==> flow/design.v <==
module c6502
(
    input               clock,
    input               ce,
    input               reset_n,
    output      [15:0]  address,
    input       [ 7:0]  in,
    output reg  [ 7:0]  out,
    output reg          we
);
assign address = cp ? ab : pc;
localparam
    LDC = 0,
    ZP  = 1,    ZPX = 2,    ZPY = 3,
    ABS = 4,    ABX = 5,    ABY = 6,    ABZ = 7,
    IX  = 8,    IX2 = 9,    IX3 = 10,
    IY  = 11,   IY2 = 12,   IY3 = 13,
    RUN = 14,   BRA = 15,
    JP1 = 16,   JP2 = 17,
    JND = 18,   TRM = 19,   POP = 20,   JSR = 21,
    RTS = 22;
localparam
    ORA = 0,    AND = 1,    EOR = 2,    ADC = 3,
    STA = 4,    LDA = 5,    CMP = 6,    SBC = 7,
    ASL = 8,    ROL = 9,    LSR = 10,   ROR = 11,
    BIT = 13,   DEC = 14,   INC = 15;
localparam
    DST_A = 0,  DST_X = 1,  DST_Y = 2,  DST_S = 3,
    SRC_D = 0,  SRC_X = 1,  SRC_Y = 2,  SRC_A = 3;
reg [ 7:0]  a, x, y, s, p;
reg         cp;
reg [ 4:0]  t;           
reg [ 2:0]  m;           
reg [15:0]  ab, pc;
reg [ 7:0]  op, w;       
reg [ 3:0]  alu;         
reg [ 1:0]  dst, src;
wire [8:0] zpx = in + x;
wire [8:0] zpy = in + y;
wire [3:0] bra = {p[1], p[0], p[6], p[7]};  
wire [7:0] sn  = s + 1;
always @(posedge clock)
if (reset_n == 1'b0) begin
    p  <= 8'b01100001;
    t  <= 1'b0;
    cp <= 1'b0;
    pc <= 16'h0000;
    a  <= 8'h80;
    x  <= 8'hFE;
    y  <= 8'hDA;
    s  <= 8'h00;
    we <= 1'b0;
end
else if (ce) begin
    we  <= 1'b0;
    case (t)
    LDC: begin
        pc  <= pc + 1;
        m   <= 0;
        op  <= in;
        dst <= DST_A;
        src <= SRC_D;
        casex (in)
        8'b010_011_00: t <= JP1;  
        8'b011_011_00: t <= JND;  
        8'b001_000_00: t <= JSR;  
        8'b011_000_00: t <= RTS;  
        8'bxxx_000_x1: t <= IX;
        8'bxxx_010_x1,
        8'b1xx_000_x0: t <= RUN;  
        8'bxxx_100_x1: t <= IY;
        8'bxxx_110_x1: t <= ABY;
        8'bxxx_001_xx: t <= ZP;
        8'bxxx_011_xx,
        8'b001_000_00: t <= ABS;
        8'b10x_101_1x: t <= ZPY;
        8'bxxx_101_xx: t <= ZPX;
        8'b10x_111_1x: t <= ABY;
        8'bxxx_111_xx: t <= ABX;
        8'bxxx_100_00: t <= BRA;
        default:       t <= RUN;
        endcase
        casex (in)
        8'bxxx_xxx_01: begin alu <= in[7:5]; end
        8'b100_xx1_x0: begin alu <= STA; end
        8'b101_xx1_x0,
        8'b101_000_x0,
        8'b101_010_00,
        8'b10x_010_10,
        8'b100_110_00: begin alu <= LDA; end
        8'b11x_000_00,
        8'b11x_xx1_00: begin alu <= CMP; end
        8'b001_0x1_00: begin alu <= BIT; end
        8'b110_xx1_10,
        8'b100_010_00,
        8'b110_010_10: begin alu <= DEC; end
        8'b111_xx1_10,
        8'b11x_010_00: begin alu <= INC; end
        8'b00x_110_00: begin p[0] <= in[5]; t <= LDC; end  
        8'b01x_110_00: begin p[2] <= in[5]; t <= LDC; end  
        8'b101_110_00: begin p[6] <= 1'b0;  t <= LDC; end  
        8'b11x_110_00: begin p[3] <= in[5]; t <= LDC; end  
        8'b0xx_010_10: begin alu <= {1'b1, in[7:5]}; src <= SRC_A; end
        8'b0xx_xx1_10: begin alu <= {1'b1, in[7:5]}; end
        8'b111_010_10: begin t <= LDC; end
        8'b100_110_10: begin t <= LDC; s <= x; end
        8'b101_110_10: begin x <= s; p[7] <= s[7]; p[1] <= s == 0; t <= LDC; end
        8'b0x0_010_00: begin
            t   <= TRM;
            we  <= 1;
            cp  <= 1;
            out <= in[6] ? a : (p | 8'h30);
            ab  <= {8'h01, s};
            s   <= s - 1;
        end
        8'b0x1_010_00: begin t <= POP; cp <= 1; ab <= {8'h01, sn}; s <= sn; end
        8'b011_000_00: begin cp <= 1; ab <= {8'h01, sn}; end
        endcase
        casex (in)
        8'h86, 8'hA6, 8'hB6, 8'h96, 8'h8E, 8'hAE,
        8'hBE, 8'hA2, 8'hCA, 8'hE8, 8'h9A,
        8'hE0, 8'b111_xx1_00:
            dst <= DST_X;
        8'hA0, 8'h84, 8'hA4, 8'h88, 8'hC8,
        8'h8C, 8'hAC, 8'h94, 8'hB4, 8'hBC,
        8'hC0, 8'b110_xx1_00:
            dst <= DST_Y;
        endcase
        case (in)
        8'hE8, 8'hCA, 8'h8A: src <= SRC_X;  
        8'h88, 8'hC8, 8'h98: src <= SRC_Y;  
        8'hA8, 8'hAA: src <= SRC_A;  
        endcase
    end
    ZP:  begin t <= RUN; ab <= in;       cp <= 1; pc <= pc + 1; end
    ZPX: begin t <= RUN; ab <= zpx[7:0]; cp <= 1; pc <= pc + 1; end
    ZPY: begin t <= RUN; ab <= zpy[7:0]; cp <= 1; pc <= pc + 1; end
    ABS: begin t <= ABZ; pc <= pc + 1; ab <= in; end
    ABX: begin t <= ABZ; pc <= pc + 1; ab <= zpx; end
    ABY: begin t <= ABZ; pc <= pc + 1; ab <= zpy; end
    ABZ: begin t <= RUN; pc <= pc + 1; ab[15:8] <= ab[15:8] + in; cp <= 1; end
    IX:  begin t <= IX2; pc <= pc + 1; cp <= 1; ab <= zpx[7:0]; end
    IY:  begin t <= IY2; pc <= pc + 1; cp <= 1; ab <= in; end
    IX2: begin t <= IX3; w  <= in; ab[7:0] <= ab[7:0] + 1; end
    IY2: begin t <= IY3; w  <= in; ab[7:0] <= ab[7:0] + 1; end
    IX3: begin t <= RUN; ab <= {in, w}; end
    IY3: begin t <= RUN; ab <= {in, w} + y; end
    BRA: begin t <= LDC; pc <= pc + 1 + ((bra[op[7:6]] == op[5]) ? {{8{in[7]}}, in[7:0]} : 0); end
    JP1: begin t <= JP2; pc <= pc + 1; w <= in; end
    JP2: begin t <= LDC; pc <= {in, w}; end
    JND: case (m)
        0: begin m <= 1;   ab[ 7:0] <= in; pc <= pc + 1; end
        1: begin m <= 2;   ab[15:8] <= in; pc <= pc + 1; cp <= 1; end
        2: begin m <= 3;   pc[ 7:0] <= in; ab[7:0] <= ab[7:0] + 1; end
        3: begin t <= LDC; pc[15:8] <= in; cp <= 0; end
    endcase
    POP: begin t <= LDC; cp <= 0; if (op[6]) begin a <= in; p[7] <= in[7]; p[1] <= in == 0; end else p <= in; end
    JSR: case (m)
        0: begin m <= 1; w  <= in; pc <= pc + 1; end
        1: begin m <= 2; we <= 1; out <= pc[15:8]; ab      <= {8'h01, s};  pc[15:8] <= in; cp <= 1;end
        2: begin m <= 3; we <= 1; out <= pc[ 7:0]; ab[7:0] <= ab[7:0] - 1; pc[7:0]  <= w;  end
        3: begin t <= LDC; cp <= 0; s <= s - 2; end
    endcase
    RTS: case (m)
        0: begin m <= 1;   pc[7:0] <= in; ab[7:0] <= ab[7:0] + 1; end
        1: begin t <= LDC; pc <= {in, pc[7:0]} + 1; s <= s + 2; cp <= 0; end
    endcase
    RUN: begin
        cp <= 0;
        t  <= LDC;
        casex (op) 8'bxxx_010_x1, 8'b1xx_000_x0: pc <= pc + 1; endcase
        casex (op)
            8'b100_xxx_01,
            8'b100_xx1_x0: begin t <= TRM; out <= R; we <= 1'b1; cp <= 1'b1; end
            8'bxxx_xxx_01,
            8'b0xx_010_10,
            8'b100_010_10,
            8'b100_110_00: begin a <= R; p <= F; end
            8'b101_xx1_00,
            8'b101_000_00,
            8'b1x0_010_00,
            8'b101_010_00: begin y <= R; p <= F; end
            8'b101_xx1_10,
            8'b101_000_10,
            8'b111_010_00,
            8'b110_010_10,
            8'b101_010_10: begin x <= R; p <= F; end
            8'b0xx_xx1_10,
            8'b11x_xx1_10: begin t <= TRM; out <= R; we <= 1'b1; cp <= 1'b1; p <= F; end
            8'b110_xxx_01,
            8'b11x_000_00,
            8'b11x_xx1_00,
            8'b001_0x1_00: begin p <= F; end
        endcase
    end
    TRM: begin cp <= 0; t <= LDC; end
    endcase
end
wire [7:0] op1 =
    dst == DST_A ? a :
    dst == DST_X ? x :
    dst == DST_Y ? y : s;
wire [7:0] op2 =
    src == SRC_A ? a :
    src == SRC_X ? x :
    src == SRC_Y ? y : in;
wire [8:0] R =
    alu == ORA ? op1 | op2 :
    alu == AND ? op1 & op2 :
    alu == EOR ? op1 ^ op2 :
    alu == ADC ? op1 + op2 + cin :
    alu == STA ? op1 :
    alu == LDA ? op2 :
    alu == CMP ? op1 - op2 :
    alu == SBC ? op1 - op2 - !cin :
    alu == ASL ? {op2[6:0], 1'b0} :
    alu == ROL ? {op2[6:0], cin} :
    alu == LSR ? {1'b0, op2[7:1]} :
    alu == ROR ? {cin, op2[7:1]} :
    alu == BIT ? op1 & op2 :
    alu == DEC ? op2 - 1 :
    alu == INC ? op2 + 1 : 0;
wire sign  =  R[7];         
wire zero  = ~|R[7:0];      
wire oadc  = (op1[7] ^ op2[7] ^ 1'b1) & (op1[7] ^ R[7]);
wire osbc  = (op1[7] ^ op2[7] ^ 1'b0) & (op1[7] ^ R[7]);
wire cin   =  p[0];
wire carry =  R[8];
wire [7:0] F =
    alu == ADC ? {sign, oadc, p[5:2], zero,  carry} :
    alu == CMP ? {sign,       p[6:2], zero, ~carry} :
    alu == SBC ? {sign, osbc, p[5:2], zero, ~carry} :
    alu == ASL || alu == ROL ? {sign, p[6:2], zero, op2[7]} :
    alu == LSR || alu == ROR ? {sign, p[6:2], zero, op2[0]} :
    alu == BIT ? {op2[7:6], p[5:2], zero, p[0]} :
                 {sign,     p[6:2], zero, p[0]};
endmodule
# ---- Step by step through the tools: c6502
# Tool output for the design above before and after an edit, in the order of the flow.
# Lines under "before" count in the file above, lines under "after" in the edited file.
# "diff": "after" minus "before" as printed here. "rel_change_pct": 100 x difference / "before".
# Operators carry their Yosys type and port widths (W data, S select, Z words).
# Cell names lack the library's common part.
# A cell with n/a has no value.
dict set report inputs {
  top_module {c6502}
  clk_port {clock}
  library {sky130hd}
  pvt_corner {tt_025C_1v80}
}

# ---- Diff
# Unified diff, file above to edited file.
# A script made this edit. It changes what the design does and was not meant as an optimisation.
# begin of diff
@@ -212,5 +212,4 @@
     alu == STA ? op1 :
     alu == LDA ? op2 :
-    alu == CMP ? op1 - op2 :
     alu == SBC ? op1 - op2 - !cin :
     alu == ASL ? {op2[6:0], 1'b0} :
# end of diff

# ---- Elaborated design
# Source: Yosys, flattened and elaborated, memories not mapped. Widths are those after wreduce. Registers that Yosys merges into a memory's read port (data or address) are not register bits. Print and check cells do not count. Equal cells are merged and count once.
# element before after diff rel_change_pct
set bits {}
lappend bits {register_bits 112 112 0 0.00}
lappend bits {elab_cells 430 429 -1 -0.23}
lappend bits {in_bits 11 11 0 0.00}
lappend bits {output_inout_bits 25 25 0 0.00}
# element before after diff rel_change_pct
set op_classes {}
lappend op_classes {muxes 123 122 -1 -0.81}
lappend op_classes {addsub 19 19 0 0.00}
lappend op_classes {reduce_and_logical 81 81 0 0.00}
lappend op_classes {bitwise 11 11 0 0.00}
lappend op_classes {shifts 1 1 0 0.00}
lappend op_classes {equal 171 171 0 0.00}
# operator before after diff rel_change_pct
set op_table {}
lappend op_table {{$mux W9} 15 14 -1 -6.67}
# Unchanged operator kinds not shown: 107.

# ---- Logic depth
# Yosys ltp: most cells in a row. Word level: on the elaborated netlist, between registers, memories and ports. Mapped: between sequential cells and ports; inverters and the memories' decode and read muxes count.
# element before after diff rel_change_pct
set depth {}
lappend depth {word_depth 31 30 -1 -3.23}
lappend depth {ABC_AREA 0 0 n/a n/a}
lappend depth {depth_mapped 17 17 0 0.00}
lappend depth {mapped_depth_nobuf 16 16 0 0.00}

# ---- After synthesis
# Yosys stat after the flow's synthesis: flattened, memories mapped to cells. It holds for the ABC_AREA given above (unset counts as 0); a run with the other value may have another netlist.
# cell before after diff rel_change_pct
set types {}
lappend types {nor2_1 133 153 20 15.04}
lappend types {clkbuf_1 108 89 -19 -17.59}
lappend types {a21oi_1 148 130 -18 -12.16}
lappend types {inv_1 86 68 -18 -20.93}
lappend types {nor3_1 55 37 -18 -32.73}
lappend types {a211oi_1 27 9 -18 -66.67}
lappend types {a22oi_1 24 9 -15 -62.50}
lappend types {nor2b_1 28 15 -13 -46.43}
lappend types {and3_1 13 26 13 100.00}
lappend types {o21ai_0 113 123 10 8.85}
lappend types {nand2_1 194 202 8 4.12}
lappend types {xnor2_1 75 67 -8 -10.67}
lappend types {o2111ai_1 2 10 8 400.00}
lappend types {mux2i_1 44 38 -6 -13.64}
lappend types {or3_1 22 16 -6 -27.27}
lappend types {o221ai_1 15 9 -6 -40.00}
lappend types {nand4_1 14 20 6 42.86}
lappend types {a2111oi_0 9 3 -6 -66.67}
# Unchanged cell types not shown: 5.
# The list need not be complete.
# element before after diff rel_change_pct
set mapped {}
lappend mapped {flip_flops 133 133 0 0.00}
lappend mapped {area_mm2 0.0137619 0.0136381 -0.0001238 -0.90}
lappend mapped {mapped_cells 1816 1766 -50 -2.75}
lappend mapped {seqArea_mm2 0.003103 0.003103 0.000000 0.00}
lappend mapped {buf_cells 128 122 -6 -4.69}

# ---- Timing after synthesis
# OpenSTA on the mapped netlist: ideal clock, no wires. The path of least setup slack (recovery checks aside). Input and output delay are each 20% of the period. Register names are those of the netlist, which keeps one name where synthesis merged equal registers.
# element before after diff rel_change_pct
set synth_timing {}
lappend synth_timing {path_kind {input to register} {input to register} n/a n/a}
lappend synth_timing {startpoint {input port in[0]} {input port in[0]} n/a n/a}
lappend synth_timing {endpoint {register out[7]} {register out[6]} n/a n/a}
lappend synth_timing {period_ns 10.0 10.0 0.0 0.00}
lappend synth_timing {slack_ns 3.883 4.716 0.833 n/a}
lappend synth_timing {path_stages 15 14 -1 -6.67}
lappend synth_timing {t_first_pin_ns 2.000 2.000 0.000 0.00}
lappend synth_timing {t_arrival_ns 5.845 5.022 -0.823 -14.08}
lappend synth_timing {n_path_buf 0 0 0 n/a}
lappend synth_timing {input_delay_ns 2.000 2.000 0.000 0.00}
lappend synth_timing {path_delay_ns 4.117 3.283 -0.834 -20.26}
lappend synth_timing {setup_ns 0.272 0.261 -0.011 n/a}
lappend synth_timing {required_ns 9.728 9.739 0.011 0.11}
lappend synth_timing {synth_period_reached_ns 6.117 5.284 -0.833 -13.62}
# "path_delay_ns" is the arrival time less input delay plus setup time.
# "path_stages" counts driving pins, that of a launching flip-flop among them; a cell with two outputs on the path counts twice.
# "synth_period_reached_ns" is the clock period less the worst setup slack; recovery checks do not enter. This is arithmetic on one report: input and output delays are still those of the set period (20% each).
# The rows between start and end are the longest chain of elaborated cells between them; the timing report does not say that the signal goes this way. Where chains are equally long, one stands for them.
# Each line given opens the expression or statement behind the cell; cells for indexed reads and writes are added by Yosys, which also makes memories of some case tables.
# A register here has more assigning lines than the two given.
# before: Ways into the end's enable are left out, as the timed path ends at the data pin.
dict set report synth_via_before {
  cell_sequence {mux2_2 o21a_1 a21boi_0 inv_1 ha_1 fa_1 or3_1 and3_1 a2111oi_0 nor3_1 or4_1 nand3_1 nand4_1 nand2_1 o221ai_1}
  elab_chain_cells 22
  cells_between 29
  cone_classes {add/sub (6); eq/ne (1); mux (22)}
}
# element line_no
set synth_rtl_before {}
lappend synth_rtl_before {{start: declaration} 7} ;# input       [ 7:0]  in,
lappend synth_rtl_before {{$mux W8} 206} ;# src == SRC_Y ? y : in;
lappend synth_rtl_before {{$mux W8} 205} ;# src == SRC_X ? x :
lappend synth_rtl_before {{$mux W8} 204} ;# src == SRC_A ? a :
lappend synth_rtl_before {{$add A8 B1 Y9} 222} ;# alu == INC ? op2 + 1 : 0;
lappend synth_rtl_before {{$mux W9} 222}
lappend synth_rtl_before {{$mux W9} 221} ;# alu == DEC ? op2 - 1 :
lappend synth_rtl_before {{$mux W9} 220} ;# alu == BIT ? op1 & op2 :
lappend synth_rtl_before {{[7 not listed]} n/a}
lappend synth_rtl_before {{$mux W9} 212} ;# alu == STA ? op1 :
lappend synth_rtl_before {{$mux W9} 211} ;# alu == ADC ? op1 + op2 + cin :
lappend synth_rtl_before {{$mux W9} 210} ;# alu == EOR ? op1 ^ op2 :
lappend synth_rtl_before {{$mux W9} 209} ;# alu == AND ? op1 & op2 :
lappend synth_rtl_before {{$mux W9} 208} ;# alu == ORA ? op1 | op2 :
lappend synth_rtl_before {{$mux W8 (2 in a row)} 172} ;# casex (op)
lappend synth_rtl_before {{$pmux W8 S3} 56} ;# case (t)
lappend synth_rtl_before {{end: assignment} 112} ;# out <= in[6] ? a : (p | 8'h30);
lappend synth_rtl_before {{end: assignment} 160} ;# 1: begin m <= 2; we <= 1; out <= pc[15:8]; ab      <= {8'h01, s};  pc[15:8] <= in; cp <= 1;end
lappend synth_rtl_before {{end: declaration} 8} ;# output reg  [ 7:0]  out,
# after: Ways into the end's enable are left out, as the timed path ends at the data pin.
dict set report synth_via_after {
  cell_sequence {mux2_2 o221ai_2 inv_1 fa_1 inv_1 fa_1 o21a_1 o211ai_1 nand2_1 mux2_2 and4_2 a311oi_4 nand2_1 a221o_2}
  elab_chain_cells 21
  cells_between 28
  cone_lines 20
  cone_classes {add/sub (6); eq/ne (1); mux (21)}
}
# element line_no
set synth_rtl_after {}
lappend synth_rtl_after {{start: declaration} 7} ;# input       [ 7:0]  in,
lappend synth_rtl_after {{$mux W8} 206} ;# src == SRC_Y ? y : in;
lappend synth_rtl_after {{$mux W8} 205} ;# src == SRC_X ? x :
lappend synth_rtl_after {{$mux W8} 204} ;# src == SRC_A ? a :
lappend synth_rtl_after {{$add A8 B1 Y9} 221} ;# alu == INC ? op2 + 1 : 0;
lappend synth_rtl_after {{$mux W9} 221}
lappend synth_rtl_after {{$mux W9} 220} ;# alu == DEC ? op2 - 1 :
lappend synth_rtl_after {{$mux W9} 219} ;# alu == BIT ? op1 & op2 :
lappend synth_rtl_after {{[6 not listed]} n/a}
lappend synth_rtl_after {{$mux W9} 212} ;# alu == STA ? op1 :
lappend synth_rtl_after {{$mux W9} 211} ;# alu == ADC ? op1 + op2 + cin :
lappend synth_rtl_after {{$mux W9} 210} ;# alu == EOR ? op1 ^ op2 :
lappend synth_rtl_after {{$mux W9} 209} ;# alu == AND ? op1 & op2 :
lappend synth_rtl_after {{$mux W9} 208} ;# alu == ORA ? op1 | op2 :
lappend synth_rtl_after {{$mux W8 (2 in a row)} 172} ;# casex (op)
lappend synth_rtl_after {{$pmux W8 S3} 56} ;# case (t)
lappend synth_rtl_after {{end: assignment} 112} ;# out <= in[6] ? a : (p | 8'h30);
lappend synth_rtl_after {{end: assignment} 160} ;# 1: begin m <= 2; we <= 1; out <= pc[15:8]; ab      <= {8'h01, s};  pc[15:8] <= in; cp <= 1;end
lappend synth_rtl_after {{end: declaration} 8} ;# output reg  [ 7:0]  out,

# ---- Timing after layout
# Path of least setup slack in the final report of each run of pair A (OpenROAD, finished layout, wires in). Where an end is a register, its clock arrival counts in the times.
# element before after diff rel_change_pct
set layout_timing {}
lappend layout_timing {path_kind {input to register} {input to register} n/a n/a}
lappend layout_timing {startpoint {input port in[0]} {input port in[0]} n/a n/a}
lappend layout_timing {endpoint {register out[7]} {register out[6]} n/a n/a}
lappend layout_timing {path_stages 16 15 -1 -6.25}
lappend layout_timing {required_ns 7.40 7.43 0.03 0.41}
lappend layout_timing {t_first_pin_ns 1.45 1.45 0.00 0.00}
lappend layout_timing {setup_ns 0.27 0.24 -0.03 n/a}
lappend layout_timing {input_delay_ns 1.45 1.45 0.00 0.00}
lappend layout_timing {period_ns 7.24 7.24 0.00 0.00}
lappend layout_timing {slack_ns 1.03 1.74 0.71 n/a}
lappend layout_timing {n_path_buf 1 1 0 0.00}
lappend layout_timing {t_arrival_ns 6.37 5.69 -0.68 -10.68}
# The rows between start and end are the longest chain of elaborated cells between them; the timing report does not say that the signal goes this way. Where chains are equally long, one stands for them.
# A register here has more assigning lines than the two given.
# before: Ways into the end's enable are left out, as the timed path ends at the data pin.
dict set report layout_via_before {
  cell_sequence {clkdlybuf4s50_1 mux2_2 o21a_1 a21boi_0 inv_1 ha_1 fa_1 or3_1 and3_1 a2111oi_0 nor3_1 or4_1 nand3_1 nand4_1 nand2_1 o221ai_1}
  elab_chain_cells 22
  cells_between 29
  cone_classes {add/sub (6); eq/ne (1); mux (22)}
}
# element line_no
set layout_rtl_before {}
lappend layout_rtl_before {{start: declaration} 7} ;# input       [ 7:0]  in,
lappend layout_rtl_before {{$mux W8} 206} ;# src == SRC_Y ? y : in;
lappend layout_rtl_before {{$mux W8} 205} ;# src == SRC_X ? x :
lappend layout_rtl_before {{$mux W8} 204} ;# src == SRC_A ? a :
lappend layout_rtl_before {{$add A8 B1 Y9} 222} ;# alu == INC ? op2 + 1 : 0;
lappend layout_rtl_before {{$mux W9} 222}
lappend layout_rtl_before {{$mux W9} 221} ;# alu == DEC ? op2 - 1 :
lappend layout_rtl_before {{$mux W9} 220} ;# alu == BIT ? op1 & op2 :
lappend layout_rtl_before {{[7 not listed]} n/a}
lappend layout_rtl_before {{$mux W9} 212} ;# alu == STA ? op1 :
lappend layout_rtl_before {{$mux W9} 211} ;# alu == ADC ? op1 + op2 + cin :
lappend layout_rtl_before {{$mux W9} 210} ;# alu == EOR ? op1 ^ op2 :
lappend layout_rtl_before {{$mux W9} 209} ;# alu == AND ? op1 & op2 :
lappend layout_rtl_before {{$mux W9} 208} ;# alu == ORA ? op1 | op2 :
lappend layout_rtl_before {{$mux W8 (2 in a row)} 172} ;# casex (op)
lappend layout_rtl_before {{$pmux W8 S3} 56} ;# case (t)
lappend layout_rtl_before {{end: assignment} 112} ;# out <= in[6] ? a : (p | 8'h30);
lappend layout_rtl_before {{end: assignment} 160} ;# 1: begin m <= 2; we <= 1; out <= pc[15:8]; ab      <= {8'h01, s};  pc[15:8] <= in; cp <= 1;end
lappend layout_rtl_before {{end: declaration} 8} ;# output reg  [ 7:0]  out,
# after: Ways into the end's enable are left out, as the timed path ends at the data pin.
dict set report layout_via_after {
  cell_sequence {clkdlybuf4s50_1 mux2_2 o221ai_2 inv_1 fa_1 inv_1 fa_1 nor2b_1 o21ai_0 nand2_1 a41oi_1 xnor2_1 a311oi_4 nand2_1 a221o_2}
  elab_chain_cells 21
  cells_between 28
  cone_lines 20
  cone_classes {add/sub (6); eq/ne (1); mux (21)}
}
# element line_no
set layout_rtl_after {}
lappend layout_rtl_after {{start: declaration} 7} ;# input       [ 7:0]  in,
lappend layout_rtl_after {{$mux W8} 206} ;# src == SRC_Y ? y : in;
lappend layout_rtl_after {{$mux W8} 205} ;# src == SRC_X ? x :
lappend layout_rtl_after {{$mux W8} 204} ;# src == SRC_A ? a :
lappend layout_rtl_after {{$add A8 B1 Y9} 221} ;# alu == INC ? op2 + 1 : 0;
lappend layout_rtl_after {{$mux W9} 221}
lappend layout_rtl_after {{$mux W9} 220} ;# alu == DEC ? op2 - 1 :
lappend layout_rtl_after {{$mux W9} 219} ;# alu == BIT ? op1 & op2 :
lappend layout_rtl_after {{[6 not listed]} n/a}
lappend layout_rtl_after {{$mux W9} 212} ;# alu == STA ? op1 :
lappend layout_rtl_after {{$mux W9} 211} ;# alu == ADC ? op1 + op2 + cin :
lappend layout_rtl_after {{$mux W9} 210} ;# alu == EOR ? op1 ^ op2 :
lappend layout_rtl_after {{$mux W9} 209} ;# alu == AND ? op1 & op2 :
lappend layout_rtl_after {{$mux W9} 208} ;# alu == ORA ? op1 | op2 :
lappend layout_rtl_after {{$mux W8 (2 in a row)} 172} ;# casex (op)
lappend layout_rtl_after {{$pmux W8 S3} 56} ;# case (t)
lappend layout_rtl_after {{end: assignment} 112} ;# out <= in[6] ? a : (p | 8'h30);
lappend layout_rtl_after {{end: assignment} 160} ;# 1: begin m <= 2; we <= 1; out <= pc[15:8]; ab      <= {8'h01, s};  pc[15:8] <= in; cp <= 1;end
lappend layout_rtl_after {{end: declaration} 8} ;# output reg  [ 7:0]  out,

# ---- Layout results
# Runs of the flow (Yosys, OpenROAD) on both versions; the two runs of a pair have the same settings. The constraints put input and output delay at 20% of the set period each and load the outputs with 0.01 pF.
dict set report settings_pair_A {
  CORE_UTILIZATION 40
  period_ns 7.24
  CAP_MARGIN 20
  CORE_MARGIN 2
  SLEW_MARGIN 20
}
# element before after diff rel_change_pct
set measured_pair_A {}
lappend measured_pair_A {cell_area_final_mm2 0.0149293 0.0148355 -0.0000938 -0.63}
lappend measured_pair_A {total_die_area_mm2 0.0359046 0.0355888 -0.0003158 -0.88}
lappend measured_pair_A {fin_power_uw 2737 2660 -77 -2.81}
lappend measured_pair_A {yosys.chip_area_mm2 0.0137619 0.0136381 -0.0001238 -0.90}
lappend measured_pair_A {setup_worst_slack_ns 1.028 1.740 0.712 n/a}
lappend measured_pair_A {layout_utilization_frac 0.443 0.442 -0.001 n/a}
lappend measured_pair_A {setupTns_ns 0.000 0.000 0.000 n/a}
dict set report settings_pair_B {
  ABC_AREA 1
  CORE_MARGIN 7
  CORE_UTILIZATION 25
  CTS_CLUSTER_DIAMETER 80
  GPL_ROUTABILITY_DRIVEN 0
  MAX_ROUTING_LAYER {met4}
  PLACE_DENSITY_LB_ADDON 0.29
  TNS_END_PERCENT 15
  period_ns 7.59
  CAP_MARGIN 20
  SLEW_MARGIN 20
}
# element before after diff rel_change_pct
set measured_pair_B {}
lappend measured_pair_B {cell_area_final_mm2 0.0154398 0.0150194 -0.0004204 -2.72}
lappend measured_pair_B {total_die_area_mm2 0.0616479 0.0595995 -0.0020484 -3.32}
lappend measured_pair_B {fin_power_uw 2796 2876 80 2.86}
lappend measured_pair_B {yosys.chip_area_mm2 0.0137232 0.0132402 -0.0004830 -3.52}
lappend measured_pair_B {setup_worst_slack_ns 2.366 2.583 0.217 n/a}
lappend measured_pair_B {layout_utilization_frac 0.286 0.286 0.000 n/a}
lappend measured_pair_B {setupTns_ns 0.000 0.000 0.000 n/a}
# "fin_power_uw": no workload was simulated; the value follows from the tool's default switching activity.
